==> flow/design.v <==
`timescale 1ns / 1ps
module Multiplier_25 (
    input  wire               clk,
    input  wire signed [24:0] a,
    input  wire signed [24:0] b,
    output wire signed [49:0] p
);
reg signed [24:0] a_r, b_r;
reg signed [49:0] p_1, p_2, p_3;
always @(posedge clk) begin
    a_r <= a;
    b_r <= b;
    p_1 <= a_r * b_r;
    p_2 <= p_1;
    p_3 <= p_2;
end
assign p = p_3;
endmodule
`timescale 1ns / 1ps
module Power_Spec_Cal(
           input wire clk,
           input wire rst,
           input wire dv,
           input wire [9:0] xk_index,
           input wire [24:0] fft_data_out_re,
           input wire [24:0] fft_data_out_im,
           output reg [49:0] Power_Spec,		 
           output reg data_valid,				 
           output reg dv_FFT					 
       );
reg signed [24:0] fftout_re_d;
reg signed [24:0] fftout_im_d;
wire signed [49:0] re_square;
wire signed [49:0] im_square;
reg [0:2] dv_reg;
always @(posedge clk or posedge rst)
begin : PipelineRegister_process
    if (rst == 1'b1) begin
        fftout_re_d <= 25'sb0;
        fftout_im_d <= 25'sb0;
    end
    else begin
        fftout_re_d <= fft_data_out_re;
        fftout_im_d <= fft_data_out_im;
    end
end
Multiplier_25 Multiplier_RE (
                  .clk(clk),  
                  .a(fftout_re_d),  
                  .b(fftout_re_d),  
                  .p(re_square)  
              );
Multiplier_25 Multiplier_IM (
                  .clk(clk),  
                  .a(fftout_im_d),  
                  .b(fftout_im_d),  
                  .p(im_square)  
              );
always @(posedge clk or posedge rst)
begin
    if(rst == 1)
        Power_Spec <= 0;
    else
        Power_Spec <= re_square + im_square;
end
always @(posedge clk or posedge rst)
begin
    if(rst == 1)
        data_valid <= 0;
    else
        data_valid <= dv_reg[1];
end
always @(posedge clk or posedge rst)
begin
    if(rst == 1)
    begin
        dv_reg[0] <= 0;
        dv_reg[1] <= 0;
        dv_reg[2] <= 0;
    end
    else
    begin
        dv_reg[0] <= (dv & xk_index[9]);	 
        dv_reg[1] <= dv_reg[0];
        dv_reg[2] <= dv_reg[1];
    end
end
always @(posedge clk or posedge rst)
begin
    if(rst == 1)
    begin
        dv_FFT <= 0;
    end
    else
    begin
        dv_FFT <= dv;
    end
end
endmodule
# Tool chain data of Power_Spec_Cal
# What the tools print for Power_Spec_Cal, step after step.
# Line numbers count from 1 in the design file above.
# Operators: Yosys type, input widths -> output width; for muxes data width and select width s.
# Library cell names are shortened.
# Not given: n/a
dict set report design {
  top_module {Power_Spec_Cal}
  clock_port {clk}
  lib {sky130hd}
  corner {tt_025C_1v80}
}

# After elaboration
# Yosys after proc, flatten, opt, wreduce and memory -nomap, before mapping. Enables and synchronous resets that opt folds into registers are not counted as muxes. Memory bits, and registers merged into a memory's read port (data or address), are not among the register bits. Print and check cells are not counted. Equal cells are merged and count once.
dict set report bits {
  output_inout_bits 52
  reg_bits 455
}
dict set report classes {
  bitwise 1
  mul 2
  addsub 1
}
# cell n
set ops {}
lappend ops {{$mul 25x25->50} 2}
lappend ops {{$add 50x50->50} 1}
lappend ops {{$and 1x1->1} 1}

# Depth
# Yosys ltp: most cells in a row. Word level: on the elaborated netlist, between registers, memories and ports. Mapped: between sequential cells and ports; inverters and the memories' decode and read muxes count.
dict set report depth {
  ltp_word 1
  ABC_AREA 0
  mapped_depth 28
  ltp_nobuf 27
}

# After synthesis
# Source: synth_stat.txt of the flow (Yosys; design flattened, memories mapped). It holds for the ABC_AREA given above (unset counts as 0); a run with the other value may have another netlist.
# type n area_total_um2
set by_type {}
lappend by_type {fa_1 1213 2.43E+04}
lappend by_type {dfxtp_1 344 6.89E+03}
lappend by_type {inv_1 1404 5.27E+03}
lappend by_type {ha_1 353 4.42E+03}
lappend by_type {dfrtp_1 104 2.6E+03}
lappend by_type {nand2_1 401 1.51E+03}
lappend by_type {and2_1 237 1.48E+03}
lappend by_type {xnor2_1 115 1.01E+03}
lappend by_type {a21o_1 88 660.634}
lappend by_type {a21oi_1 104 520.499}
lappend by_type {nor2_1 128 480.461}
lappend by_type {xor2_1 54 472.954}
lappend by_type {clkbuf_1 123 461.693}
lappend by_type {nor2b_1 46 287.776}
lappend by_type {o21ai_0 39 195.187}
lappend by_type {nand2b_1 23 143.888}
lappend by_type {o21ai_1 26 130.125}
lappend by_type {nand3_1 25 125.12}
# Not listed: further types 65, cells in them 186.
dict set report mapped {
  buffers 124
  yosys_area_um2 52487.8
  ffs 448
  mapped_cells 5013
  seq_area_um2 9489.1
}
# By module: a second synthesis without flattening, with its own total; a netlist apart from the flattened one above.
dict set report hier_totals {
  hier_cells 5889
  hier_area_um2 59304.4
}
# Rows give one instance, submodules left out.
# module mod_seq_area_um2 area_um2 cells instances
set modules {}
lappend modules {Multiplier_25 4003.8 27050.9 2714 2}
lappend modules {Power_Spec_Cal 2602.5 5202.5 461 1}

# Worst setup path after synthesis
# Source: OpenSTA report_checks on the synthesized netlist (no wires, ideal clock, input and output delay 20% of the period each), path of least setup slack; recovery checks are left aside. Register names are those of the netlist, which keeps one name where synthesis merged equal registers.
dict set report synth_timing {
  path_kind {register to register}
  startpoint {reg Multiplier_IM.a_r[24]}
  endpoint {reg Multiplier_IM.p_1[47]}
  t_first_pin_ns 0.000
  driving_pins 26
  t_arrival_ns 6.941
  required_ns 7.864
  clock_period_ns 8.0
  setup_ns 0.136
  path_slack_ns 0.923
  delay_ns 7.077
  period_less_setup_slack_ns 7.077
}
# "delay_ns" is the arrival time less input delay plus setup time.
# "driving_pins" counts driving pins, that of a launching flip-flop among them; a cell with two outputs on the path counts twice.
# "period_less_setup_slack_ns" = period - worst setup slack (recovery checks aside). The figure is calculated, with input and output delays left at 20% of the set period.
# Between the ends stands the longest chain of elaborated cells between them, by number of cells; it is not shown to be the way that was timed. Of several equally long chains one is given.
# Each line given opens the expression or statement behind the cell; cells for indexed reads and writes are added by Yosys, which also makes memories of some case tables.
dict set report synth_via {
  cell_sequence {dfxtp_1 clkbuf_1 clkbuf_1 nand2_1 inv_1 fa_1 fa_1 inv_1 fa_1 inv_1 fa_1 fa_1 fa_1 fa_1 ha_1 clkbuf_1 a21o_1 a21o_1 a21oi_1 nor2b_1 o21a_1 o21ai_1 nand2b_1 a21oi_1 o41ai_1 xor2_1}
  elab_chain_cells 1
  cells_between 1
  lines_between 1
}
# item line_no
set synth_rtl {}
lappend synth_rtl {{start, declared} 8} ;# reg signed [24:0] a_r, b_r;
lappend synth_rtl {{start, assigned} 11} ;# a_r <= a;
lappend synth_rtl {{$mul 25x25->50} 13} ;# p_1 <= a_r * b_r;
lappend synth_rtl {{end, assigned} 13}
lappend synth_rtl {{end, declared} 9} ;# reg signed [49:0] p_1, p_2, p_3;

# Timing after layout
# Path of least setup slack in the final report of run 1 (OpenROAD, finished layout, wires in). Where an end is a register, its clock arrival counts in the times.
dict set report layout_timing {
  path_kind {register to register}
  startpoint {reg Multiplier_RE.a_r[3]}
  endpoint {reg Multiplier_RE.p_1[48]}
  setup_ns 0.11
  t_arrival_ns 7.40
  path_slack_ns 1.84
  required_ns 9.24
  clock_period_ns 8.74
  t_first_pin_ns 0.60
  driving_pins 24
}
# Between the ends stands the longest chain of elaborated cells between them, by number of cells; it is not shown to be the way that was timed. Of several equally long chains one is given.
dict set report layout_via {
  cell_sequence {dfxtp_4 buf_12 and2_1 fa_2 buf_4 fa_1 inv_1 fa_1 fa_1 inv_1 fa_1 fa_1 fa_1 ha_1 a21oi_1 o221ai_1 a21oi_2 o21ai_2 a221o_1 a41oi_4 a221o_2 a31o_4 a31oi_4 xor2_1}
  elab_chain_cells 1
  cells_between 1
  lines_between 1
}
# item line_no
set layout_rtl {}
lappend layout_rtl {{start, declared} 8} ;# reg signed [24:0] a_r, b_r;
lappend layout_rtl {{start, assigned} 11} ;# a_r <= a;
lappend layout_rtl {{$mul 25x25->50} 13} ;# p_1 <= a_r * b_r;
lappend layout_rtl {{end, assigned} 13}
lappend layout_rtl {{end, declared} 9} ;# reg signed [49:0] p_1, p_2, p_3;

# Measured data: module Power_Spec_Cal, platform sky130hd, 3 stored runs of the flow under differing settings, order arbitrary. Input and output delays are each 20% of the period that was set; the output load is 0.01 pF.
# "timing.achieved_period_ns" = clock period - worst setup slack. The figure is calculated, with input and output delays left at 20% of the set period.
# "worst_path_allowed_less_slack_ns": the worst setup path's part of the clock period (all of it between registers, 20% less for each end at a port) less its slack. A launch clock that arrives late makes it longer, a capture clock that arrives late makes it shorter.
run="run 1" settings ABC_AREA=0 CAP_MARGIN=40 CELL_PAD_IN_SITES_DETAIL_PLACEMENT=0 CELL_PAD_IN_SITES_GLOBAL_PLACEMENT=1 CORE_UTILIZATION=52 CTS_CLUSTER_DIAMETER=303 MAX_ROUTING_LAYER="met5" PLACE_DENSITY=0.45 SETUP_SLACK_MARGIN=1.73 TNS_END_PERCENT=20 period_ns=8.74 CORE_MARGIN=2 SLEW_MARGIN=20
run="run 1" results synthArea_um2=52487.8 design.die.area_um2=103494.0 layout_stdcell_area_um2=59625.9 util_frac=0.595 worstSetupSlack_ns=1.842 setupTns_ns=0.000 final_hold_ws_ns=0.319 timing.achieved_period_ns=6.898 worst_path_allowed_less_slack_ns=6.90 worstPathKind="register to register"
run="run 2" settings ABC_AREA=1 CAP_MARGIN=10 CELL_PAD_IN_SITES_GLOBAL_PLACEMENT=3 CORE_ASPECT_RATIO=1.37 CORE_MARGIN=6 CORE_UTILIZATION=69 CTS_CLUSTER_DIAMETER=359 CTS_CLUSTER_SIZE=27 GPL_ROUTABILITY_DRIVEN=0 HOLD_SLACK_MARGIN=0.26 MAX_ROUTING_LAYER="met5" MIN_ROUTING_LAYER="met2" PLACE_DENSITY=0.42 SETUP_SLACK_MARGIN=3.29 SLEW_MARGIN=35 TNS_END_PERCENT=30 period_ns=11.9
run="run 2" outcome="no results, placement failed with GPL-0301"
run="run 3" settings ABC_AREA=1 CAP_MARGIN=10 CELL_PAD_IN_SITES_DETAIL_PLACEMENT=2 CELL_PAD_IN_SITES_GLOBAL_PLACEMENT=0 CORE_ASPECT_RATIO=0.53 CORE_MARGIN=6 CORE_UTILIZATION=69 CTS_CLUSTER_DIAMETER=285 CTS_CLUSTER_SIZE=27 GPL_ROUTABILITY_DRIVEN=0 GPL_TIMING_DRIVEN=0 MAX_ROUTING_LAYER="met5" MIN_ROUTING_LAYER="met1" PLACE_DENSITY=0.42 SETUP_SLACK_MARGIN=3.29 SLEW_MARGIN=15 TNS_END_PERCENT=30 period_ns=11.1
run="run 3" outcome="no results, placement failed with a tool error"
